==> flow/design.v <==
module	inv (A, Y);
   input A;
   output Y;
   not u1 (Y,A);
endmodule 
module	and2 (A, B, Y);
   input A, B;
   output Y;
   and u1 (Y,A,B);
endmodule 
module	and3 (A, B, C, Y);
   input A, B,C;
   output Y;
   and u1 (Y,A,B,C);
endmodule 
module	and4 (A,B,C,D, Y);
   input A,B,C,D;
   output Y;
   and u1 (Y,A,B,C,D);
endmodule 
module	and5 (A,B,C,D,E, Y);
   input A,B,C,D,E;
   output Y;
   and u1 (Y,A,B,C,D,E);
endmodule 
module	and8 (A,B,C,D,E,F,G,H, Y);
   input A,B,C,D,E,F,G,H;
   output Y;
   and u1 (Y,A,B,C,D,E,F,G,H);
endmodule 
module	nand2 (A, B, Y);
   input A, B;
   output Y;
   nand u1 (Y,A,B);
endmodule 
module	nand3 (A, B, C, Y);
   input A, B,C;
   output Y;
   nand u1 (Y,A,B,C);
endmodule 
module	nand4 (A,B,C,D, Y);
   input A,B,C,D;
   output Y;
   nand u1 (Y,A,B,C,D);
endmodule 
module	nand5 (A,B,C,D,E, Y);
   input A,B,C,D,E;
   output Y;
   nand u1 (Y,A,B,C,D,E);
endmodule 
module	nand8 (A,B,C,D,E,F,G,H, Y);
   input A,B,C,D,E,F,G,H;
   output Y;
   nand u1 (Y,A,B,C,D,E,F,G,H);
endmodule 
module	xor2 (A, B, Y);
   input A, B;
   output Y;
   xor u1 (Y,A,B);
endmodule 
module	xor3 (A, B, C, Y);
   input A, B,C;
   output Y;
   xor u1 (Y,A,B,C);
endmodule 
module	xor4 (A,B,C,D, Y);
   input A,B,C,D;
   output Y;
   xor u1 (Y,A,B,C,D);
endmodule 
module	xor5 (A,B,C,D,E, Y);
   input A,B,C,D,E;
   output Y;
   xor u1 (Y,A,B,C,D,E);
endmodule 
module	xor8 (A,B,C,D,E,F,G,H, Y);
   input A,B,C,D,E,F,G,H;
   output Y;
   xor u1 (Y,A,B,C,D,E,F,G,H);
endmodule 
module	nor2 (A, B, Y);
   input A, B;
   output Y;
   nor u1 (Y,A,B);
endmodule 
module	or2 (A, B, Y);
   input A, B;
   output Y;
   or u1 (Y,A,B);
endmodule 
module	or8 (A,B,C,D,E,F,G,H, Y);
   input A,B,C,D,E,F,G,H;
   output Y;
   or u1 (Y,A,B,C,D,E,F,G,H);
endmodule 
module	c1908 (InDataBus, InCheckBits, InExtSynBits,
				    ContE, ContB, ContF, ContG, ContH, ContK, ContL,
				    OutDataBus, OutSynCheckBits,
				    ByteParLo, ByteParHi, UncorrError);
   input [15:0] 	InDataBus;
   output [15:0] 	OutDataBus;
   input [5:0] 	InCheckBits;
   output [5:0] 	OutSynCheckBits;
   input [3:0] 	InExtSynBits;
   input 	ContE, ContB, ContF, ContG, ContH, ContK, ContL;
   output 	ByteParLo, ByteParHi, UncorrError;
   TopLevel1908 Ckt1908(InDataBus, InCheckBits, InExtSynBits,
				    ContE, ContB, ContF, ContG, ContH, ContK, ContL,
				    OutDataBus, OutSynCheckBits,
				    ByteParLo, ByteParHi, UncorrError);
endmodule  
module TopLevel1908(InDataBus, InCheckBits, InExtSynBits,
				    ContE, ContB, ContF, ContG, ContH, ContK, ContL,
				    OutDataBus, OutSynCheckBits,
				    ByteParLo, ByteParHi, UncorrError);
   input [15:0]  InDataBus;
   input [5:0]	  InCheckBits;
   input [3:0]	  InExtSynBits;
   input		  ContE, ContB, ContF, ContG, ContH, ContK, ContL;
   output [15:0] OutDataBus;
   output [5:0]  OutSynCheckBits;
   output		  ByteParLo, ByteParHi, UncorrError;
   wire [5:0]	  SynBits, NewSynBits, Not_NewSynBits, AllExtSynBits;
   wire		  ContIntM, ContIntP, CorrectionFlag;
   wire		  CorrectionFlagLo, CorrectionFlagHi;
   wire		  InDBParityLo, InDBParityHi;
   wire [15:0]	  DecodedSyn;
   wire [11:0]	  ProductSyn;
   SyndromeGenerator M1(InDataBus, InCheckBits, ContB, ContG, ContH,
			SynBits, InDBParityLo, InDBParityHi);
   ModifySyndrome M2(SynBits, InExtSynBits, InCheckBits, ContE, ContG, ContH,
		     NewSynBits, Not_NewSynBits, AllExtSynBits,
		     ContIntM, ContIntP);
   SyndromeDecode M3(NewSynBits, Not_NewSynBits, ContIntM, ContIntP,
		     ContE, ContB, ContF, ContG, ContH, ContK, ContL,
		     DecodedSyn, ProductSyn,
		     CorrectionFlag, CorrectionFlagLo, CorrectionFlagHi);
   DataBusCorrect M4(InDataBus, DecodedSyn, OutDataBus);
   SynCheckGenerator M5(SynBits, AllExtSynBits, CorrectionFlag, ContE, ContF, ContB,
			OutSynCheckBits);
   ByteParity M6(InDBParityHi, InCheckBits[3], CorrectionFlagHi, ContB, ContL,
		 ByteParHi);
   ByteParity M7(InDBParityLo, InCheckBits[5], CorrectionFlagLo, ContB, ContK,
		 ByteParLo);
   UncorrErrorGenerator M8(ProductSyn, Not_NewSynBits, CorrectionFlagHi, CorrectionFlagLo,
			   InCheckBits[1], InCheckBits[4],			   
			   ContE, ContF, ContB, ContG, ContH, ContIntM, ContIntP,
			   UncorrError);
endmodule  
module SyndromeGenerator(InDataBus, InCheckBits, ContB, ContG, ContH,
				    SynBits, InDBParityLo, InDBParityHi);
   input [15:0] InDataBus;
   input [5:0]	 InCheckBits;
   input		 ContB, ContG, ContH;
   output [5:0] SynBits;
   output		 InDBParityLo, InDBParityHi;
   wire         line0, line1, line2, line3, line4, line5, line6, line7, line8, line9, line10, 
                   line11, line12, line13, line14, line15, line16, line17, line18, line19, line20,
                   line21, line22, line23, line24, line25, line26, line27, line28, line29, line30, 
                   line31, line32, line33, line34, line35, line36, line37, line38, line39, line40,
                   line41, line42, line43, line44, line45, line46, line47, line48, line49, line50, 
                   line51, line52, line53, line54, line55, line56, line57, line58, line59, line60,
                   line61, line62, line63, line64, line65, line66, line67, line68, line69, line70, 
                   line71, line72, line73, line74, line75, line76, line77, line78, line79,
                   line80, line81, line82, line83, line84, line85, line86, line87, line88, line89, 
                   line90, line91, line92, line93;
  wire         Not_ContB, Not_ContH;
  wire         temp0, temp1, temp2, temp3, temp4, temp5;
   wire [15:0]	 NotInDataBus;
   inv UM1_0( .A(ContB), .Y(Not_ContB) );
   inv UM1_1( .A(ContH), .Y(Not_ContH) );
   and3 UM1_2( .A(InCheckBits[0]), .B(ContG), .C(Not_ContB), .Y(temp0) );
   and3 UM1_3( .A(InCheckBits[1]), .B(Not_ContH), .C(Not_ContB), .Y(temp1) );
   and3 UM1_4( .A(InCheckBits[2]), .B(Not_ContH), .C(Not_ContB), .Y(temp2) );
   and2 UM1_5( .A(InCheckBits[3]), .B(Not_ContB), .Y(temp3) );
   and3 UM1_6( .A(InCheckBits[4]), .B(ContG), .C(Not_ContB), .Y(temp4) );
   and2 UM1_7( .A(InCheckBits[5]), .B(Not_ContB), .Y(temp5) );
   inv UM1_8( .A(InDataBus[0]), .Y(NotInDataBus[0]) ),
      UM1_9( .A(InDataBus[1]), .Y(NotInDataBus[1]) ),
      UM1_10( .A(InDataBus[2]), .Y(NotInDataBus[2]) ),
      UM1_11( .A(InDataBus[3]), .Y(NotInDataBus[3]) ),
      UM1_12( .A(InDataBus[4]), .Y(NotInDataBus[4]) ),
      UM1_13( .A(InDataBus[5]), .Y(NotInDataBus[5]) ),
      UM1_14( .A(InDataBus[6]), .Y(NotInDataBus[6]) ),
      UM1_15( .A(InDataBus[7]), .Y(NotInDataBus[7]) ),
      UM1_16( .A(InDataBus[8]), .Y(NotInDataBus[8]) ),
      UM1_17( .A(InDataBus[9]), .Y(NotInDataBus[9]) ),
      UM1_18( .A(InDataBus[10]), .Y(NotInDataBus[10]) ),
      UM1_19( .A(InDataBus[11]), .Y(NotInDataBus[11]) ),
      UM1_20( .A(InDataBus[12]), .Y(NotInDataBus[12]) ),
      UM1_21( .A(InDataBus[13]), .Y(NotInDataBus[13]) ),
      UM1_22( .A(InDataBus[14]), .Y(NotInDataBus[14]) ),
      UM1_23( .A(InDataBus[15]), .Y(NotInDataBus[15]) );
   xor2 UM1_46( .A(NotInDataBus[7]), .B(NotInDataBus[5]), .Y(line46) );
   xor2 UM1_47( .A(line46), .B(NotInDataBus[2]), .Y(line47) );
   xor2 UM1_48( .A(NotInDataBus[14]), .B(NotInDataBus[9]), .Y(line48) );
   xor2 UM1_49( .A(line48), .B(NotInDataBus[11]), .Y(line49) );
   xor2 UM1_50( .A(line47), .B(line49), .Y(line50) );
   xor2 UM1_51( .A(line50), .B(temp0), .Y(SynBits[0]) );
   xor2 UM1_38( .A(NotInDataBus[8]), .B(NotInDataBus[13]), .Y(line38) );
   xor2 UM1_39( .A(line38), .B(NotInDataBus[15]), .Y(line39) );
   xor2 UM1_40( .A(NotInDataBus[14]), .B(temp1), .Y(line40) );
   xor2 UM1_41( .A(line40), .B(NotInDataBus[10]), .Y(line41) );
   xor2 UM1_42( .A(line39), .B(line41), .Y(line42) );
   xor2 UM1_43( .A(NotInDataBus[7]), .B(NotInDataBus[4]), .Y(line43) );
   xor2 UM1_44( .A(line43), .B(NotInDataBus[1]), .Y(line44) );
   xor2 UM1_45( .A(line42), .B(line44), .Y(SynBits[1]) );
   xor2 UM1_24( .A(NotInDataBus[0]), .B(temp2), .Y(line24) );
   xor2 UM1_25( .A(NotInDataBus[12]), .B(NotInDataBus[11]), .Y(line25) );
   xor2 UM1_26( .A(line25), .B(NotInDataBus[10]), .Y(line26) );
   inv UM1_27( .A(line26), .Y(line27) );
   xor2 UM1_28( .A(NotInDataBus[15]), .B(NotInDataBus[14]), .Y(line28) );
   xor2 UM1_29( .A(line28), .B(NotInDataBus[9]), .Y(line29) );
   xor2 UM1_30( .A(line27), .B(line29), .Y(line30) );
   xor2 UM1_31( .A(NotInDataBus[6]), .B(NotInDataBus[5]), .Y(line31) );
   xor2 UM1_32( .A(line31), .B(NotInDataBus[4]), .Y(line32) );
   inv UM1_33( .A(line32), .Y(line33) );
   xor2 UM1_34( .A(line30), .B(line33), .Y(line34) );
   inv UM1_35( .A(line34), .Y(line35) );
   inv UM1_36( .A(line24), .Y(line36) );
   xor2 UM1_37( .A(line36), .B(line35), .Y(SynBits[2]) );
   xor2 UM1_76( .A(NotInDataBus[3]), .B(NotInDataBus[13]), .Y(line76) );
   xor2 UM1_77( .A(line76), .B(temp3), .Y(line77) );
   xor2 UM1_78( .A(NotInDataBus[2]), .B(NotInDataBus[1]), .Y(line78) );
   xor2 UM1_79( .A(line78), .B(NotInDataBus[0]), .Y(line79) );
   xor2 UM1_80( .A(NotInDataBus[15]), .B(NotInDataBus[14]), .Y(line80) );
   xor2 UM1_81( .A(line80), .B(NotInDataBus[9]), .Y(line81) );
   inv UM1_82( .A(line81), .Y(line82) );
   xor2 UM1_83( .A(line79), .B(line82), .Y(line83) );
   xor2 UM1_84( .A(line83), .B(line27), .Y(line84) );
   inv UM1_85( .A(line84), .Y(line85) );
   xor2 UM1_86( .A(line77), .B(line85), .Y(SynBits[3]) );
   xor2 UM1_52( .A(NotInDataBus[8]), .B(NotInDataBus[13]), .Y(line52) );
   xor2 UM1_53( .A(line52), .B(NotInDataBus[15]), .Y(line53) );
   inv UM1_54( .A(line53), .Y(line54) );
   xor2 UM1_55( .A(NotInDataBus[9]), .B(NotInDataBus[6]), .Y(line55) );
   xor2 UM1_56( .A(line55), .B(NotInDataBus[3]), .Y(line56) );
   inv UM1_57( .A(line56), .Y(line57) );
   xor2 UM1_58( .A(line54), .B(line57), .Y(line58) );
   xor2 UM1_59( .A(temp4), .B(NotInDataBus[12]), .Y(line59) );
   inv UM1_60( .A(line59), .Y(line60) );
   xor2 UM1_61( .A(line58), .B(line60), .Y(SynBits[4]) );
   xor2 UM1_62( .A(line29), .B(NotInDataBus[8]), .Y(line62) );
   xor2 UM1_63( .A(line62), .B(temp5), .Y(line63) );
   inv UM1_64( .A(line63), .Y(line64) );
   xor2 UM1_65( .A(NotInDataBus[2]), .B(NotInDataBus[1]), .Y(line65) );
   xor2 UM1_66( .A(line65), .B(NotInDataBus[0]), .Y(line66) );
   inv UM1_67( .A(line66), .Y(line67) );
   xor2 UM1_68( .A(NotInDataBus[6]), .B(NotInDataBus[5]), .Y(line68) );
   xor2 UM1_69( .A(line68), .B(NotInDataBus[4]), .Y(line69) );
   xor2 UM1_70( .A(line67), .B(line69), .Y(line70) );
   xor2 UM1_71( .A(NotInDataBus[7]), .B(NotInDataBus[3]), .Y(line71) );
   inv UM1_72( .A(line71), .Y(line72) );
   xor2 UM1_73( .A(line70), .B(line72), .Y(line73) );
   xor2 UM1_74( .A(line64), .B(line73), .Y(line74) );
   inv UM1_75( .A(line74), .Y(SynBits[5]) );
   xor2 UM1_87( .A(line67), .B(line69), .Y(line87) );
   xor2 UM1_88( .A(line87), .B(line72), .Y(InDBParityLo) );
   xor2 UM1_89( .A(NotInDataBus[12]), .B(NotInDataBus[11]), .Y(line89) );
   xor2 UM1_90( .A(line89), .B(NotInDataBus[10]), .Y(line90) );
   xor2 UM1_91( .A(line82), .B(line90), .Y(line91) );
   xor2 UM1_92( .A(NotInDataBus[13]), .B(NotInDataBus[8]), .Y(line92) );
   inv UM1_93( .A(line92), .Y(line93) );
   xor2 UM1_94( .A(line91), .B(line93), .Y(InDBParityHi) );
endmodule  
module ModifySyndrome(SynBits, InExtSynBits, InCheckBits, ContE, ContG, ContH,
				  NewSynBits, Not_NewSynBits, AllExtSynBits,
				  ContIntM, ContIntP);
   input [5:0]	 SynBits;
   input [3:0]	 InExtSynBits;
   input [5:0]	 InCheckBits;
   input		 ContE, ContG, ContH;
   output [5:0] NewSynBits, Not_NewSynBits, AllExtSynBits;
   output		 ContIntM, ContIntP;
   wire         Not_ContE, Not_ContH;
   wire         temp0, temp1, temp2, temp3, temp4, temp5, line7, line10;
   inv  UM2_0( .A(ContE), .Y(Not_ContE) );
   and2 UM2_1( .A(SynBits[0]), .B(Not_ContE), .Y(temp0) ),
        UM2_2( .A(SynBits[1]), .B(Not_ContE), .Y(temp1) ),
        UM2_3( .A(SynBits[2]), .B(Not_ContE), .Y(temp2) ),
        UM2_4( .A(SynBits[3]), .B(Not_ContE), .Y(temp3) ),
        UM2_5( .A(SynBits[4]), .B(Not_ContE), .Y(temp4) ),
        UM2_6( .A(SynBits[5]), .B(Not_ContE), .Y(temp5) );
   assign AllExtSynBits[3:0] = InExtSynBits[3:0];
   nand2 UM2_7( .A(ContG), .B(Not_ContE), .Y(line7) );
   and2 UM2_8( .A(InCheckBits[0]), .B(line7), .Y(AllExtSynBits[4]) );
   inv  UM2_9( .A(ContH), .Y(Not_ContH) );
   nand2 UM2_10( .A(Not_ContH), .B(Not_ContE), .Y(line10) );
   and2 UM2_11( .A(line10), .B(InCheckBits[2]), .Y(AllExtSynBits[5]) );
   nand2 UM2_12( .A(InCheckBits[1]), .B(line10), .Y(ContIntM) );
   nand2 UM2_13( .A(InCheckBits[4]), .B(line7), .Y(ContIntP) );
   xor2  UM2_14( .A(temp0), .B(AllExtSynBits[0]), .Y(NewSynBits[0]) ),
        UM2_15( .A(temp1), .B(AllExtSynBits[1]), .Y(NewSynBits[1]) ),
        UM2_16( .A(temp2), .B(AllExtSynBits[2]), .Y(NewSynBits[2]) ),
        UM2_17( .A(temp3), .B(AllExtSynBits[3]), .Y(NewSynBits[3]) ),
        UM2_18( .A(temp4), .B(AllExtSynBits[4]), .Y(NewSynBits[4]) ),
        UM2_19( .A(temp5), .B(AllExtSynBits[5]), .Y(NewSynBits[5]) );
   inv  UM2_20( .A(NewSynBits[0]), .Y(Not_NewSynBits[0]) ),
        UM2_21( .A(NewSynBits[1]), .Y(Not_NewSynBits[1]) ),
        UM2_22( .A(NewSynBits[2]), .Y(Not_NewSynBits[2]) ),
        UM2_23( .A(NewSynBits[3]), .Y(Not_NewSynBits[3]) ),
        UM2_24( .A(NewSynBits[4]), .Y(Not_NewSynBits[4]) ),
        UM2_25( .A(NewSynBits[5]), .Y(Not_NewSynBits[5]) );
endmodule  
module SyndromeDecode(NewSynBits, Not_NewSynBits, ContIntM, ContIntP,
				  ContE, ContB, ContF, ContG, ContH, ContK, ContL,
				  DecodedSyn, ProductSyn,
				  CorrectionFlag, CorrectionFlagLo, CorrectionFlagHi);
   input [5:0]	  NewSynBits, Not_NewSynBits;
   input		  ContIntM, ContIntP;
   input		  ContE, ContB, ContF, ContG, ContH, ContK, ContL;
   output [15:0] DecodedSyn;
   output [11:0] ProductSyn;
   output		  CorrectionFlag, CorrectionFlagLo, CorrectionFlagHi;
   wire         line0, line1, line2, line3, line4, line5, line6, line7;
   wire         Not_ContK, Not_ContL, Not_ContB, NotGH, ContIntLo, ContIntHi;
   inv  UM3_0( .A(ContK), .Y(Not_ContK) );
   inv  UM3_1( .A(ContL), .Y(Not_ContL) );  
   inv  UM3_2( .A(ContB), .Y(Not_ContB) );
   nand2 UM3_3( .A(ContG), .B(ContH), .Y(NotGH) );
   nand4 UM3_4( .A(Not_ContK), .B(ContE), .C(ContB), .D(NotGH), .Y(line4) );
   nand3 UM3_5( .A(ContF), .B(Not_ContB), .C(NotGH), .Y(line5) );
   nand2 UM3_6( .A(line4), .B(line5), .Y(ContIntLo) );
   nand4 UM3_7( .A(Not_ContL), .B(ContE), .C(ContB), .D(NotGH), .Y(line7) );
   nand2 UM3_8( .A(line7), .B(line5), .Y(ContIntHi) );
   and2 UM3_9 ( .A(ContIntM), .B(NewSynBits[5]), .Y(ProductSyn[0]) ),
       UM3_10( .A(Not_NewSynBits[0]), .B(Not_NewSynBits[1]), .Y(ProductSyn[1]) ),
       UM3_11( .A(Not_NewSynBits[4]), .B(Not_NewSynBits[2]), .Y(ProductSyn[2]) ),
       UM3_12( .A(Not_NewSynBits[0]), .B(NewSynBits[1]), .Y(ProductSyn[3]) ),
       UM3_13( .A(NewSynBits[0]), .B(Not_NewSynBits[1]), .Y(ProductSyn[4]) ),
       UM3_14( .A(NewSynBits[4]), .B(Not_NewSynBits[2]), .Y(ProductSyn[5]) ),
       UM3_15( .A(ContIntP), .B(Not_NewSynBits[3]), .Y(ProductSyn[6]) ),
       UM3_16( .A(NewSynBits[4]), .B(NewSynBits[2]), .Y(ProductSyn[7]) ),
       UM3_17( .A(ContIntM), .B(Not_NewSynBits[5]), .Y(ProductSyn[8]) ),
       UM3_18( .A(Not_NewSynBits[4]), .B(NewSynBits[2]), .Y(ProductSyn[9]) ),
       UM3_19( .A(ContIntP), .B(NewSynBits[3]), .Y(ProductSyn[10]) ),
       UM3_20( .A(NewSynBits[0]), .B(NewSynBits[1]), .Y(ProductSyn[11]) );
   and5 UM3_21( .A(ProductSyn[0]), .B(ProductSyn[10]), .C(ProductSyn[9]),
			.D(ProductSyn[1]), .E(ContIntLo), .Y(DecodedSyn[0]) ),
       UM3_22( .A(ProductSyn[0]), .B(ProductSyn[10]), .C(ProductSyn[2]),
			.D(ProductSyn[3]), .E(ContIntLo), .Y(DecodedSyn[1]) ),
       UM3_23( .A(ProductSyn[0]), .B(ProductSyn[10]), .C(ProductSyn[2]),
			.D(ProductSyn[4]), .E(ContIntLo), .Y(DecodedSyn[2]) ),
       UM3_24( .A(ProductSyn[0]), .B(ProductSyn[10]), .C(ProductSyn[5]),
			.D(ProductSyn[1]), .E(ContIntLo), .Y(DecodedSyn[3]) ),
       UM3_25( .A(ProductSyn[0]), .B(ProductSyn[6]), .C(ProductSyn[9]),
			.D(ProductSyn[3]), .E(ContIntLo), .Y(DecodedSyn[4]) ),
       UM3_26( .A(ProductSyn[0]), .B(ProductSyn[6]), .C(ProductSyn[9]),
			.D(ProductSyn[4]), .E(ContIntLo), .Y(DecodedSyn[5]) ),
       UM3_27( .A(ProductSyn[0]), .B(ProductSyn[6]), .C(ProductSyn[7]),
			.D(ProductSyn[1]), .E(ContIntLo), .Y(DecodedSyn[6]) ),
       UM3_28( .A(ProductSyn[0]), .B(ProductSyn[6]), .C(ProductSyn[2]),
			.D(ProductSyn[11]), .E(ContIntLo), .Y(DecodedSyn[7]) ),
       UM3_29( .A(ProductSyn[0]), .B(ProductSyn[6]), .C(ProductSyn[5]),
			.D(ProductSyn[3]), .E(ContIntHi), .Y(DecodedSyn[8]) ),
       UM3_30( .A(ProductSyn[0]), .B(ProductSyn[10]), .C(ProductSyn[7]),
			.D(ProductSyn[4]), .E(ContIntHi), .Y(DecodedSyn[9]) ),
       UM3_31( .A(ProductSyn[8]), .B(ProductSyn[10]), .C(ProductSyn[9]),
			.D(ProductSyn[3]), .E(ContIntHi), .Y(DecodedSyn[10]) ),
       UM3_32( .A(ProductSyn[8]), .B(ProductSyn[10]), .C(ProductSyn[9]),
			.D(ProductSyn[4]), .E(ContIntHi), .Y(DecodedSyn[11]) ),
       UM3_33( .A(ProductSyn[8]), .B(ProductSyn[10]), .C(ProductSyn[7]),
			.D(ProductSyn[1]), .E(ContIntHi), .Y(DecodedSyn[12]) ),
       UM3_34( .A(ProductSyn[8]), .B(ProductSyn[10]), .C(ProductSyn[5]),
			.D(ProductSyn[3]), .E(ContIntHi), .Y(DecodedSyn[13]) ),
       UM3_35( .A(ProductSyn[0]), .B(ProductSyn[10]), .C(ProductSyn[9]),
			.D(ProductSyn[11]), .E(ContIntHi), .Y(DecodedSyn[14]) ),
       UM3_36( .A(ProductSyn[0]), .B(ProductSyn[10]), .C(ProductSyn[7]),
			.D(ProductSyn[3]), .E(ContIntHi), .Y(DecodedSyn[15]) );
   or8 UM3_37( .A(DecodedSyn[0]), .B(DecodedSyn[1]), .C(DecodedSyn[2]),
			.D(DecodedSyn[3]), .E(DecodedSyn[4]), .F(DecodedSyn[5]),
			.G(DecodedSyn[6]), .H(DecodedSyn[7]), .Y(CorrectionFlagLo) );
   or8 UM3_38( .A(DecodedSyn[8]), .B(DecodedSyn[9]), .C(DecodedSyn[10]),
			.D(DecodedSyn[11]), .E(DecodedSyn[12]), .F(DecodedSyn[13]),
			.G(DecodedSyn[14]), .H(DecodedSyn[15]), .Y(CorrectionFlagHi) );
   or2 UM3_39( .A(CorrectionFlagLo), .B(CorrectionFlagHi), .Y(CorrectionFlag) );
endmodule  
module DataBusCorrect(InDataBus, DecodedSyn, OutDataBus);
   input [15:0]  InDataBus, DecodedSyn;
   output [15:0] OutDataBus;
   xor2 UM4_0( .A(InDataBus[0]), .B(DecodedSyn[0]), .Y(OutDataBus[0]) ),
      UM4_1( .A(InDataBus[1]), .B(DecodedSyn[1]), .Y(OutDataBus[1]) ),
      UM4_2( .A(InDataBus[2]), .B(DecodedSyn[2]), .Y(OutDataBus[2]) ),
      UM4_3( .A(InDataBus[3]), .B(DecodedSyn[3]), .Y(OutDataBus[3]) ),
      UM4_4( .A(InDataBus[4]), .B(DecodedSyn[4]), .Y(OutDataBus[4]) ),
      UM4_5( .A(InDataBus[5]), .B(DecodedSyn[5]), .Y(OutDataBus[5]) ),
      UM4_6( .A(InDataBus[6]), .B(DecodedSyn[6]), .Y(OutDataBus[6]) ),
      UM4_7( .A(InDataBus[7]), .B(DecodedSyn[7]), .Y(OutDataBus[7]) ),
      UM4_8( .A(InDataBus[8]), .B(DecodedSyn[8]), .Y(OutDataBus[8]) ),
      UM4_9( .A(InDataBus[9]), .B(DecodedSyn[9]), .Y(OutDataBus[9]) ),
      UM4_10( .A(InDataBus[10]), .B(DecodedSyn[10]), .Y(OutDataBus[10]) ),
      UM4_11( .A(InDataBus[11]), .B(DecodedSyn[11]), .Y(OutDataBus[11]) ),
      UM4_12( .A(InDataBus[12]), .B(DecodedSyn[12]), .Y(OutDataBus[12]) ),
      UM4_13( .A(InDataBus[13]), .B(DecodedSyn[13]), .Y(OutDataBus[13]) ),
      UM4_14( .A(InDataBus[14]), .B(DecodedSyn[14]), .Y(OutDataBus[14]) ),
      UM4_15( .A(InDataBus[15]), .B(DecodedSyn[15]), .Y(OutDataBus[15]) );
endmodule  
module SynCheckGenerator(SynBits, AllExtSynBits, CorrectionFlag, ContE,
					ContF, ContB, OutSynCheckBits);
   input [5:0]	 SynBits, AllExtSynBits;
   input		 CorrectionFlag;
   input		 ContE, ContF, ContB;
   output [5:0] OutSynCheckBits;
   wire         Not_ContF;
   inv  UM5_0( .A(ContF), .Y(Not_ContF) );
   SynCheckSlice UM5_1(SynBits[0], AllExtSynBits[0], CorrectionFlag, ContE,
				   Not_ContF, ContB, OutSynCheckBits[0]),
                 UM5_2(SynBits[1], AllExtSynBits[1], CorrectionFlag, ContE,
				   Not_ContF, ContB, OutSynCheckBits[1]),
                 UM5_3(SynBits[2], AllExtSynBits[2], CorrectionFlag, ContE,
				   Not_ContF, ContB, OutSynCheckBits[2]),
                 UM5_4(SynBits[3], AllExtSynBits[3], CorrectionFlag, ContE,
				   Not_ContF, ContB, OutSynCheckBits[3]),
                 UM5_5(SynBits[4], AllExtSynBits[4], CorrectionFlag, ContE,
				   Not_ContF, ContB, OutSynCheckBits[4]),
                 UM5_6(SynBits[5], AllExtSynBits[5], CorrectionFlag, ContE,
				   Not_ContF, ContB, OutSynCheckBits[5]);
endmodule  
module SynCheckSlice(SynBits_i, AllExtSynBits_i, CorrectionFlag, ContE,
				 NotContF, ContB, OutSynCheckBits_i);
   input	SynBits_i, AllExtSynBits_i;
   input	CorrectionFlag;
   input	ContE, NotContF, ContB;
   output	OutSynCheckBits_i;
   wire         line0, line1, line2 ;
   and3 SCS_0( .A(AllExtSynBits_i), .B(ContE), .C(CorrectionFlag), .Y(line0) );
   xor2  SCS_1( .A(SynBits_i), .B(line0), .Y(line1) );
   nand2 SCS_2( .A(NotContF), .B(ContB), .Y(line2) );
   and2 SCS_3( .A(line2), .B(line1), .Y(OutSynCheckBits_i) );
endmodule  
module ByteParity (InDBParity_N, InCheckBit_N, CorrectionFlag_N, ContB, Cont_N,
			    ByteParity_N);
   input	InDBParity_N, InCheckBit_N, CorrectionFlag_N;
   input	ContB, Cont_N;
   output	ByteParity_N;
   wire         line0, line1, line2, line3, line4, line5, line6, line7, line8;
   wire         Not_Cont_N, Not_ContB, Not_InDBParity_N;
   inv UM6_7_0( .A(ContB), .Y(Not_ContB) ),
      UM6_7_1( .A(Cont_N), .Y(Not_Cont_N) ),
      UM6_7_2( .A(InDBParity_N), .Y(Not_InDBParity_N) );
   nand2 UM6_7_3( .A(ContB), .B(Not_Cont_N), .Y(line3) );
   and2 UM6_7_4( .A(line3), .B(Not_InDBParity_N), .Y(line4) );
   and2 UM6_7_5( .A(CorrectionFlag_N), .B(Not_ContB), .Y(line5) );
   xor2  UM6_7_6( .A(line5), .B(line4), .Y(line6) );
   nand2 UM6_7_7( .A(InCheckBit_N), .B(Cont_N), .Y(line7) );
   and2 UM6_7_8( .A(line7), .B(ContB), .Y(line8) );
   xor2  UM6_7_9( .A(line6), .B(line8), .Y(ByteParity_N) );
endmodule  
module UncorrErrorGenerator (ProductSyn, Not_NewSynBits, CorrectionFlagHi, CorrectionFlagLo,
			     InCheckBit1, InCheckBit4,
			     ContE,ContF, ContB, ContG, ContH, ContIntM, ContIntP,
			     UncorrError);
   input [11:0]	ProductSyn;
   input [5:0]	Not_NewSynBits;
   input	InCheckBit1, InCheckBit4;	
   input	CorrectionFlagHi, CorrectionFlagLo;
   input	ContE, ContF, ContB, ContG, ContH, ContIntM, ContIntP;
   output	UncorrError;
   wire		 UESignal, ErrorFREE;
   wire         line0, line1, line2, line3, line4, line5, line6, line7, line8, line9,
		line10, line11, line12, line13, line14, line15, line16, line17, line18;
   wire         Not_ContH, Not_ContE, Not_ContB, Not_ContF, NotM, NotP, NotGH, ContIntUE, NotCorrFlagHi, NotCorrFlagLo;
   inv  UM8_0( .A(ContH), .Y(Not_ContH) ),
        UM8_1( .A(ContE), .Y(Not_ContE) ),
        UM8_2( .A(ContB), .Y(Not_ContB) ),
        UM8_3( .A(ContF), .Y(Not_ContF) ),
        UM8_4( .A(ContIntM), .Y(NotM) ),
        UM8_5( .A(ContIntP), .Y(NotP) );
   nand2 UM8_6( .A(ContG), .B(ContH), .Y(NotGH) );
   and3 UM8_7( .A(ContF), .B(Not_ContB), .C(NotGH), .Y(ContIntUE) );
   UEGen UM8_8(ProductSyn, ContIntUE, NotM, NotP, Not_NewSynBits[3], Not_NewSynBits[5],
	       UESignal);
   nand2 UM8_9( .A(Not_ContH), .B(Not_ContE), .Y(line9) ),
         UM8_10( .A(InCheckBit1), .B(line9), .Y(line10) ),
         UM8_11( .A(ContG), .B(Not_ContE), .Y(line11) ),
         UM8_12( .A(InCheckBit4), .B(line11), .Y(line12 ) );
   nand8 UM8_13( .A(Not_NewSynBits[0]), .B(Not_NewSynBits[1]), .C(Not_NewSynBits[2]),
		 .D(Not_NewSynBits[3]), .E(Not_NewSynBits[4]), .F(Not_NewSynBits[5]),
		 .G(line10), .H(line12), .Y(ErrorFREE) );
   inv  UM8_14( .A(CorrectionFlagHi), .Y(NotCorrFlagHi) ),
        UM8_15( .A(CorrectionFlagLo), .Y(NotCorrFlagLo) );
   and3 UM8_16( .A(NotCorrFlagLo), .B(NotCorrFlagHi), .C(UESignal), .Y(line16) );
   and4 UM8_17( .A(Not_ContB), .B(ErrorFREE), .C(ContF), .D(line16), .Y(line17) );
   and3 UM8_18( .A(Not_ContB), .B(ErrorFREE), .C(Not_ContF), .Y(line18) );
   nor2 UM8_19( .A(line18), .B(line17), .Y(UncorrError) );
endmodule  
module UEGen(ProductSyn, ContIntUE, NotM, NotP, NotNewSynBit3, NotNewSynBit5,
		   UESignal);
   input [11:0] ProductSyn;
   input	ContIntUE, NotM, NotP, NotNewSynBit3, NotNewSynBit5;
   output	UESignal;
   wire line0, line1, line2, line3, line4, line5, line6, line7, line8, line9;
   and2 UEG_0( .A(NotP), .B(NotNewSynBit3), .Y(line0) ),
        UEG_1( .A(NotM), .B(NotNewSynBit5), .Y(line1) );
   nand5 UEG_2( .A(ProductSyn[0]), .B(ProductSyn[6]), .C(ProductSyn[2]),
		.D(ProductSyn[1]), .E(ContIntUE), .Y(line2) ),
         UEG_3( .A(ProductSyn[8]), .B(ProductSyn[10]), .C(ProductSyn[2]),
		.D(ProductSyn[1]), .E(ContIntUE), .Y(line3) ),
         UEG_4( .A(ProductSyn[8]), .B(ProductSyn[6]), .C(ProductSyn[9]),
		.D(ProductSyn[1]), .E(ContIntUE), .Y(line4) ),
         UEG_5( .A(ProductSyn[8]), .B(ProductSyn[6]), .C(ProductSyn[2]),
		.D(ProductSyn[3]), .E(ContIntUE), .Y(line5) ),
         UEG_6( .A(ProductSyn[8]), .B(ProductSyn[6]), .C(ProductSyn[2]),
		.D(ProductSyn[4]), .E(ContIntUE), .Y(line6) ),
         UEG_7( .A(ProductSyn[8]), .B(ProductSyn[6]), .C(ProductSyn[5]),
		.D(ProductSyn[1]), .E(ContIntUE), .Y(line7) ),
         UEG_8( .A(ProductSyn[8]), .B(line0), .C(ProductSyn[2]),
		.D(ProductSyn[1]), .E(ContIntUE), .Y(line8) ),
         UEG_9( .A(line1), .B(ProductSyn[6]), .C(ProductSyn[2]),
	        .D(ProductSyn[1]), .E(ContIntUE), .Y(line9) );
   and8 UEG_10( .A(line2), .B(line3), .C(line4), .D(line5), .E(line6),
		.F(line7), .G(line8), .H(line9), .Y(UESignal) );
endmodule  
module error_correction # (
    parameter puf_sig_length     = 256,
    parameter ipid_N             = 16
)
(
    input                                clk,
    input                                rst_n,
    input        [1:0]                   pcm_instruction,
    input        [puf_sig_length-1:0]    pcm_puf_in,
    input                                pcm_puf_in_valid,
    input        [$clog2(ipid_N)-1:0]    pcm_ipid_number,
    output logic [puf_sig_length-1:0]    pcm_puf_out,
    output logic                         pcm_puf_out_valid,
    output logic                         pcm_S_c  
);  
typedef enum logic [1:0] {IDLE, PROVISION_ID, CORRECT_SIG} state_t;
state_t state_r; 
logic [(6*(puf_sig_length/16))-1:0] parity_bits [0:ipid_N-1];
wire [puf_sig_length-1:0] temp_corrected_out; 
genvar j;
generate
    for (j =0; j < puf_sig_length/16; j++) begin
        error_module errorX (.data(pcm_puf_in[((j+1)*16)-1:j*16]), .parity(parity_bits[pcm_ipid_number][((j+1)*6)-1:j*6]), .corrected_out(temp_corrected_out[((j+1)*16)-1:j*16]));
    end 
endgenerate 
always @(posedge clk) begin
    if (state_r == PROVISION_ID && pcm_puf_in_valid) begin
        for (int i = 0; i < puf_sig_length/16; i++) begin
            parity_bits[pcm_ipid_number][0+(6*i)] <= pcm_puf_in[2+(16*i)] ^ pcm_puf_in[5+(16*i)] ^ pcm_puf_in[7+(16*i)] ^ pcm_puf_in[9+(16*i)] ^ pcm_puf_in[11+(16*i)] ^ pcm_puf_in[14+(16*i)];
            parity_bits[pcm_ipid_number][1+(6*i)] <= pcm_puf_in[1+(16*i)] ^ pcm_puf_in[4+(16*i)] ^ pcm_puf_in[7+(16*i)] ^ pcm_puf_in[8+(16*i)] ^ pcm_puf_in[10+(16*i)] ^ pcm_puf_in[13+(16*i)] ^ pcm_puf_in[14+(16*i)] ^ pcm_puf_in[15+(16*i)];
            parity_bits[pcm_ipid_number][2+(6*i)] <= pcm_puf_in[0+(16*i)] ^ pcm_puf_in[4+(16*i)] ^ pcm_puf_in[5+(16*i)] ^ pcm_puf_in[6+(16*i)] ^ pcm_puf_in[9+(16*i)] ^ pcm_puf_in[10+(16*i)] ^ pcm_puf_in[11+(16*i)] ^ pcm_puf_in[12+(16*i)] ^ pcm_puf_in[14+(16*i)] ^ pcm_puf_in[15+(16*i)];
            parity_bits[pcm_ipid_number][3+(6*i)] <= pcm_puf_in[0+(16*i)] ^ pcm_puf_in[1+(16*i)] ^ pcm_puf_in[2+(16*i)] ^ pcm_puf_in[3+(16*i)] ^ pcm_puf_in[4+(16*i)] ^ pcm_puf_in[9+(16*i)] ^ pcm_puf_in[10+(16*i)] ^ pcm_puf_in[11+(16*i)] ^ pcm_puf_in[12+(16*i)] ^ pcm_puf_in[13+(16*i)] ^ pcm_puf_in[14+(16*i)] ^ pcm_puf_in[15+(16*i)];
            parity_bits[pcm_ipid_number][4+(6*i)] <= pcm_puf_in[3+(16*i)] ^ pcm_puf_in[6+(16*i)] ^ pcm_puf_in[8+(16*i)] ^ pcm_puf_in[9+(16*i)] ^ pcm_puf_in[12+(16*i)]  ^ pcm_puf_in[13+(16*i)] ^ pcm_puf_in[15+(16*i)];
            parity_bits[pcm_ipid_number][5+(6*i)] <= pcm_puf_in[0+(16*i)] ^ pcm_puf_in[1+(16*i)] ^ pcm_puf_in[2+(16*i)] ^ pcm_puf_in[3+(16*i)] ^ pcm_puf_in[4+(16*i)] ^ pcm_puf_in[5+(16*i)] ^ pcm_puf_in[6+(16*i)] ^ pcm_puf_in[7+(16*i)] ^ pcm_puf_in[8+(16*i)] ^ pcm_puf_in[9+(16*i)] ^ pcm_puf_in[14+(16*i)] ^ pcm_puf_in[15+(16*i)];                 
        end 
    end
end
always @(posedge clk, negedge rst_n) begin
    if (~rst_n) begin
        state_r <= IDLE; 
        pcm_puf_out_valid <= 0;
        pcm_puf_out <= 0; 
        pcm_S_c <= 0; 
    end 
    else begin
        case (state_r) 
            IDLE : begin
                pcm_S_c <= 0; 
                pcm_puf_out_valid <= 0;
                pcm_puf_out_valid <= 0;
                if (pcm_instruction == 2'b01) begin
                    state_r <= PROVISION_ID; 
                end 
                else if (pcm_instruction == 2'b10) begin
                    state_r <= CORRECT_SIG; 
                end 
            end 
            PROVISION_ID : begin  
                if (pcm_puf_in_valid) begin 
                    pcm_S_c <= 1; 
                    if (pcm_instruction == 2'b00) begin 
                        state_r <= IDLE; 
                        pcm_S_c <= 0; 
                    end 
                end 
            end 
            CORRECT_SIG : begin
                pcm_puf_out <= temp_corrected_out; 
                pcm_puf_out_valid <= 1;
                if (pcm_instruction == 2'b00) begin
                    state_r <= IDLE; 
                end 
            end 
        endcase 
    end 
end 
endmodule 
module error_module (
    input   [15:0]  data, 
    input   [5:0]   parity, 
    output logic [15:0]  corrected_out
    );
	wire ContG = 1'b1;
	wire ContH = 1'b0;
	wire ContB = 1'b0;
	wire ContE = 1'b0;
	wire ContF = 1'b1;
	wire ContK = 1'b1;
	wire ContL = 1'b1;
    wire ByteParLo1, ByteParHi1;
	wire UncorrError1;
    wire [5 :0] OutSynCheckBits;
	c1908 error_correction_1 (.InDataBus(data), .InCheckBits(parity), .InExtSynBits(4'b0000), 
	.ContE(ContE), .ContB(ContB), .ContF(ContF), .ContG(ContG), .ContH(ContH), .ContK(ContK), .ContL(ContL),
	.OutDataBus(corrected_out), .ByteParLo(ByteParLo1), .ByteParHi(ByteParHi1), .UncorrError(UncorrError1),
	.OutSynCheckBits(OutSynCheckBits));
endmodule
Reports on error_correction
The steps from the RTL of error_correction to its reports follow in flow order. Lines are those of the file above, counted from 1. Cell names lack the library's common part. The mark - stands for no value.

Design top: error_correction. Clock input: clk. Cell library: sky130hd. Library corner: tt_025C_1v80.

Elaborated design
Source: Yosys, flattened and elaborated, memories not mapped. Widths are those after wreduce. Registers that Yosys merges into a memory's read port (data or address) are not register bits. Print and check cells do not count. Equal cells are merged and count once. Memory sizes are those after Yosys's memory passes, which may raise the word count (mostly to a power of two), join words into wider ones and drop unused or constant bits.

Under eq/ne operators stands 6. Reduce/logical cells: 8. Muxes and demuxes: 106. The figure for bitwise gates (word level) is 2800.

Operators by type and width (number): two-way mux 96 bit (96); bitwise XOR 1 bit (1648); bitwise AND 1 bit (608); inverter 1 bit (544); two-way mux 2 bit (4); case mux 2 bit (select 3 bit) (1); equality test 2 x 1 -> 1 bit with constant B (2); equality test 2 bit with constant B (2); logical NOT 2 bit (2); nonzero test 2 bit (2); case mux 1 bit (select 2 bit) (2); != test 3 bit with constant B (1); AND reduction 3 bit (1); nonzero test 3 bit (1); two-way mux 1 bit (3); != test 2 bit with constant B (1); AND reduction 2 bit (1); logical AND 1 bit (1).

The entry for memories reads 1. The entry for elaborated cells reads 2925. Bits of input ports: 265. Under output and inout bits stands 258. For register bits the number is 260. The entry for RAM bits reads 1536.

Memory list: parity_bits (words 16, bits a word 96, read ports 1, write ports 1, RTL line 531) `logic [(6*(puf_sig_length/16))-1:0] parity_bits [0:ipid_N-1];`.

Longest topological paths
Yosys ltp: most cells in a row. Word level: on the elaborated netlist, between registers, memories and ports. Mapped: between sequential cells and ports; inverters and the memories' decode and read muxes count.

Depth in word-level cells: 13. For ABC_AREA the number is 0. Mapped depth: 14. Under depth with buffers taken out stands 7.

Synthesis result
Yosys stat after the flow's synthesis: flattened, memories mapped to cells. It holds for the ABC_AREA given above (unset counts as 0); a run with the other value may have another netlist. Totals and module areas in this step are rounded.

Cells by type: edfxtp_1 (number 1536, area in all 4.61E+04 um^2); mux4_2 (number 431, area in all 9706.81 um^2); dfrtp_1 (number 260, area in all 6506.24 um^2); xnor2_1 (number 405, area in all 3.55E+03 um^2); xnor3_1 (number 118, area in all 2.66E+03 um^2); xor2_1 (number 176, area in all 1.54E+03 um^2); mux4_1 (number 41, area in all 1.08E+03 um^2); nor2_1 (number 249, area in all 934.646 um^2); a21oi_1 (number 178, area in all 890.854 um^2); xor3_1 (number 23, area in all 546.774 um^2); nand3_1 (number 98, area in all 490.47 um^2); nand4_1 (number 67, area in all 419.152 um^2); a31oi_1 (number 66, area in all 412.896 um^2); clkbuf_1 (number 99, area in all 371.606 um^2); a2111o_1 (number 28, area in all 315.302 um^2); nand2_1 (number 80, area in all 300.288 um^2); buf_6 (number 25, area in all 281.52 um^2); or3_1 (number 43, area in all 269.008 um^2).

Other cell types: 55; their cells: 538.

For cell count the number is 4461. The figure for sequential part of the area is 52700 um^2. Under buffer cells stands 209. The entry for chip area (Yosys) reads 80600 um^2. Flip-flops: 1797.

By module: a second synthesis without flattening, with its own total; a netlist apart from the flattened one above.

Cell total of the unflattened synthesis: 8257. The figure for area total of the unflattened synthesis is 101000 um^2.

Each row is one instance without its submodules.

Modules: error_correction (times used 1, area 72100 um^2, cells 3361, sequential area 52700 um^2); xor2 (times used 1424, area 8.8 um^2, cells 1, sequential area 0.0 um^2); and2 (times used 576, area 6.3 um^2, cells 1, sequential area 0.0 um^2); inv (times used 928, area 3.8 um^2, cells 1, sequential area 0.0 um^2); and5 (times used 256, area 12.5 um^2, cells 3, sequential area 0.0 um^2); nand5 (times used 128, area 11.3 um^2, cells 2, sequential area 0.0 um^2); nand2 (times used 352, area 3.8 um^2, cells 1, sequential area 0.0 um^2); and3 (times used 208, area 6.3 um^2, cells 1, sequential area 0.0 um^2); or8 (times used 32, area 16.3 um^2, cells 3, sequential area 0.0 um^2); ModifySyndrome (times used 16, area 30.0 um^2, cells 4, sequential area 0.0 um^2); nand8 (times used 16, area 18.8 um^2, cells 3, sequential area 0.0 um^2); and8 (times used 16, area 16.3 um^2, cells 3, sequential area 0.0 um^2); nand4 (times used 32, area 6.3 um^2, cells 1, sequential area 0.0 um^2); and4 (times used 16, area 8.8 um^2, cells 1, sequential area 0.0 um^2).

Modules not listed: 14.

Timing after synthesis
OpenSTA on the mapped netlist: ideal clock, no wires. The path of least setup slack (recovery checks aside). Input and output delay are each 20% of the period. Register names are those of the netlist, which keeps one name where synthesis merged equal registers.

Path kind: in2reg. Start: input port pcm_ipid_number[1]. End: memory parity_bits[0][0]. Under clock period stands 5000 ps. Under library setup time stands 668 ps. The entry for data arrival time reads 9052 ps. The entry for input delay reads 1000 ps. For stages on the path the number is 9. Under launch time at the first pin stands 1000 ps. The entry for delay of the path reads 8720 ps. The figure for path slack is -4721 ps. The entry for buffers on the path reads 7. Required time: 4332 ps. Under synthesis period reached stands 9721 ps.

"delay of the path" is the arrival time less input delay plus setup time. "stages on the path": output pins that drive a net of the path, with the launching flip-flop's if there is one; two outputs of one cell count as two. "synthesis period reached" = period - worst setup slack (recovery checks aside). The figure is calculated, with input and output delays left at 20% of the set period.

Cell sequence: buf_4 -> buf_6 -> buf_4 -> buf_2 -> buf_4 -> buf_2 -> buf_2 -> or3_1 -> nor3_1.

RTL lines, path post-synthesis: start, declared (RTL line 524) `input        [$clog2(ipid_N)-1:0]    pcm_ipid_number,`; end, declared (RTL line 531) `logic [(6*(puf_sig_length/16))-1:0] parity_bits [0:ipid_N-1];`.

No chain of elaborated cells between the ends is given.

Worst path after layout
From the final timing report of run 1: the path of least setup slack in the routed layout; clock arrival at registers is part of the times. The report prints the path's times to 10 ps; the period is as set.

Path kind: in2reg. Start: input port pcm_ipid_number[1]. End: register pcm_puf_out[158]. Required time: 5640 ps. For stages on the path the number is 10. The entry for buffers on the path reads 3. The figure for path slack is 1250 ps. Under library setup time stands 160 ps. The entry for data arrival time reads 4400 ps. The entry for input delay reads 1000 ps. Under launch time at the first pin stands 1000 ps. Under clock period stands 5000 ps.

The rows between start and end are the longest chain of elaborated cells between them; the timing report does not say that the signal goes this way. Where chains are equally long, one stands for them. A line is the first line of the expression or statement that the cell stems from. Yosys adds cells for indexed reads and writes and turns some case tables into memories. The chain passes a memory read, where the word-level depth is cut; so it can be longer than that depth.

Cell sequence: buf_8 -> buf_4 -> buf_4 -> mux4_2 -> mux4_2 -> xnor2_1 -> and2b_1 -> and4b_1 -> xnor2_1 -> a21oi_1. The figure for length of the longest elaborated chain is 9. The entry for elaborated cells between the ends (all ways) reads 25. The entry for source lines of those cells reads 5. Classes of those cells: logic: 24; memory: 1.

RTL lines, path after layout: start, declared (RTL line 524) `input        [$clog2(ipid_N)-1:0]    pcm_ipid_number,`; memory read (16 x 96 bit) (RTL line 531) `logic [(6*(puf_sig_length/16))-1:0] parity_bits [0:ipid_N-1];`; bitwise XOR 1 bit (RTL line 59) `xor u1 (Y,A,B);`; inverter 1 bit (RTL line 4) `not u1 (Y,A);`; bitwise XOR 1 bit (RTL line 59); inverter 1 bit (RTL line 4); bitwise AND 1 bit (3 in a row) (RTL line 24) `and u1 (Y,A,B,C,D,E);`; bitwise XOR 1 bit (RTL line 59); end, assigned (RTL line 555) `pcm_puf_out <= 0;`; end, assigned (RTL line 581) `pcm_puf_out <= temp_corrected_out;`; end, declared (RTL line 525) `output logic [puf_sig_length-1:0]    pcm_puf_out,`.

Module error_correction, platform sky130hd: 5 stored runs of the flow (Yosys, OpenROAD) with differing settings, in no particular order. Input and output delays are each 20% of the period that was set; the output load is 0.01 pF. "clock period achieved": clock period set for the run, less the worst setup slack. It is reckoned from that one timing run; input and output delays stay at 20% of the period that was set. "time used up by the worst setup path" = time allowed to the worst setup path (clock period - input delay - output delay, where it has them) - its slack; a late launch clock adds to it, a late capture clock takes from it. By "overall power" is meant OpenSTA's value without simulated activity: inputs other than the clock are taken to toggle once in ten clock periods, and the tool carries that through the logic. "time used up by the worst setup path" is given in steps of 10 ps. Results are given in rounded form.

Run 1 has these settings: CORE_UTILIZATION 40; PLACE_DENSITY 0.6; period_ns 5.0; CAP_MARGIN 20; CORE_MARGIN 2; SLEW_MARGIN 20. The cell area after synthesis stands at 80600 um^2. The area inside the die boundary reads 205000 um^2. The area of the standard cells in the finished layout stands at 96000 um^2. The measured utilization after layout is 0.48. For the worst setup slack after layout the run shows 1250 ps. The sum of negative setup slack stands at 0 ps. For the overall power the run shows 45400 µW. The clock period achieved is 3754 ps. The time used up by the worst setup path comes to 2750 ps. Class of the worst setup path: in2reg.

Run 2 has these settings: MIN_ROUTING_LAYER met2; TNS_END_PERCENT 75; period_ns 5.0; CAP_MARGIN 20; CORE_MARGIN 2; CORE_UTILIZATION 40; SLEW_MARGIN 20. The cell area after synthesis stands at 80600 um^2. The area inside the die boundary reads 205000 um^2. The area of the standard cells in the finished layout stands at 96500 um^2. The measured utilization after layout is 0.482. For the worst setup slack after layout the run shows 1130 ps. The sum of negative setup slack stands at 0 ps. For the overall power the run shows 46500 µW. The clock period achieved is 3871 ps. The time used up by the worst setup path comes to 2870 ps. Class of the worst setup path: in2reg.

Run 3 has these settings: CAP_MARGIN 0; CELL_PAD_IN_SITES_DETAIL_PLACEMENT 0; CELL_PAD_IN_SITES_GLOBAL_PLACEMENT 2; CORE_ASPECT_RATIO 1.48; CORE_UTILIZATION 37; CTS_CLUSTER_DIAMETER 284; MIN_ROUTING_LAYER met2; SLEW_MARGIN 5; period_ns 2.35; CORE_MARGIN 2. The cell area after synthesis stands at 80600 um^2. The area inside the die boundary reads 222000 um^2. The area of the standard cells in the finished layout stands at 112000 um^2. The measured utilization after layout is 0.516. For the worst setup slack after layout the run shows -468 ps. The sum of negative setup slack stands at -69000 ps. For the overall power the run shows 114000 µW. The clock period achieved is 2818 ps. The time used up by the worst setup path comes to 2820 ps. Class of the worst setup path: reg2reg.

Run 4 has these settings: CAP_MARGIN 25; CORE_MARGIN 9; CORE_UTILIZATION 71; CTS_CLUSTER_SIZE 100; GPL_TIMING_DRIVEN 0; HOLD_SLACK_MARGIN -0.01; MIN_ROUTING_LAYER met1; PLACE_DENSITY_LB_ADDON 0.27; SETUP_SLACK_MARGIN 0.52; TNS_END_PERCENT 100; period_ns 2.2; SLEW_MARGIN 20. Outcome: not finished: routing ended with error GRT-0232.

Run 5 has these settings: CORE_UTILIZATION 40; CTS_CLUSTER_DIAMETER 199; GPL_TIMING_DRIVEN 0; MAX_ROUTING_LAYER met4; PLACE_DENSITY_LB_ADDON 0.06; period_ns 5.0; CAP_MARGIN 20; CORE_MARGIN 2; SLEW_MARGIN 20. The cell area after synthesis stands at 80600 um^2. The area inside the die boundary reads 205000 um^2. The area of the standard cells in the finished layout stands at 99300 um^2. The measured utilization after layout is 0.496. For the worst setup slack after layout the run shows 138 ps. The sum of negative setup slack stands at 0 ps. For the overall power the run shows 47000 µW. The clock period achieved is 4862 ps. The time used up by the worst setup path comes to 3860 ps. Class of the worst setup path: in2reg.
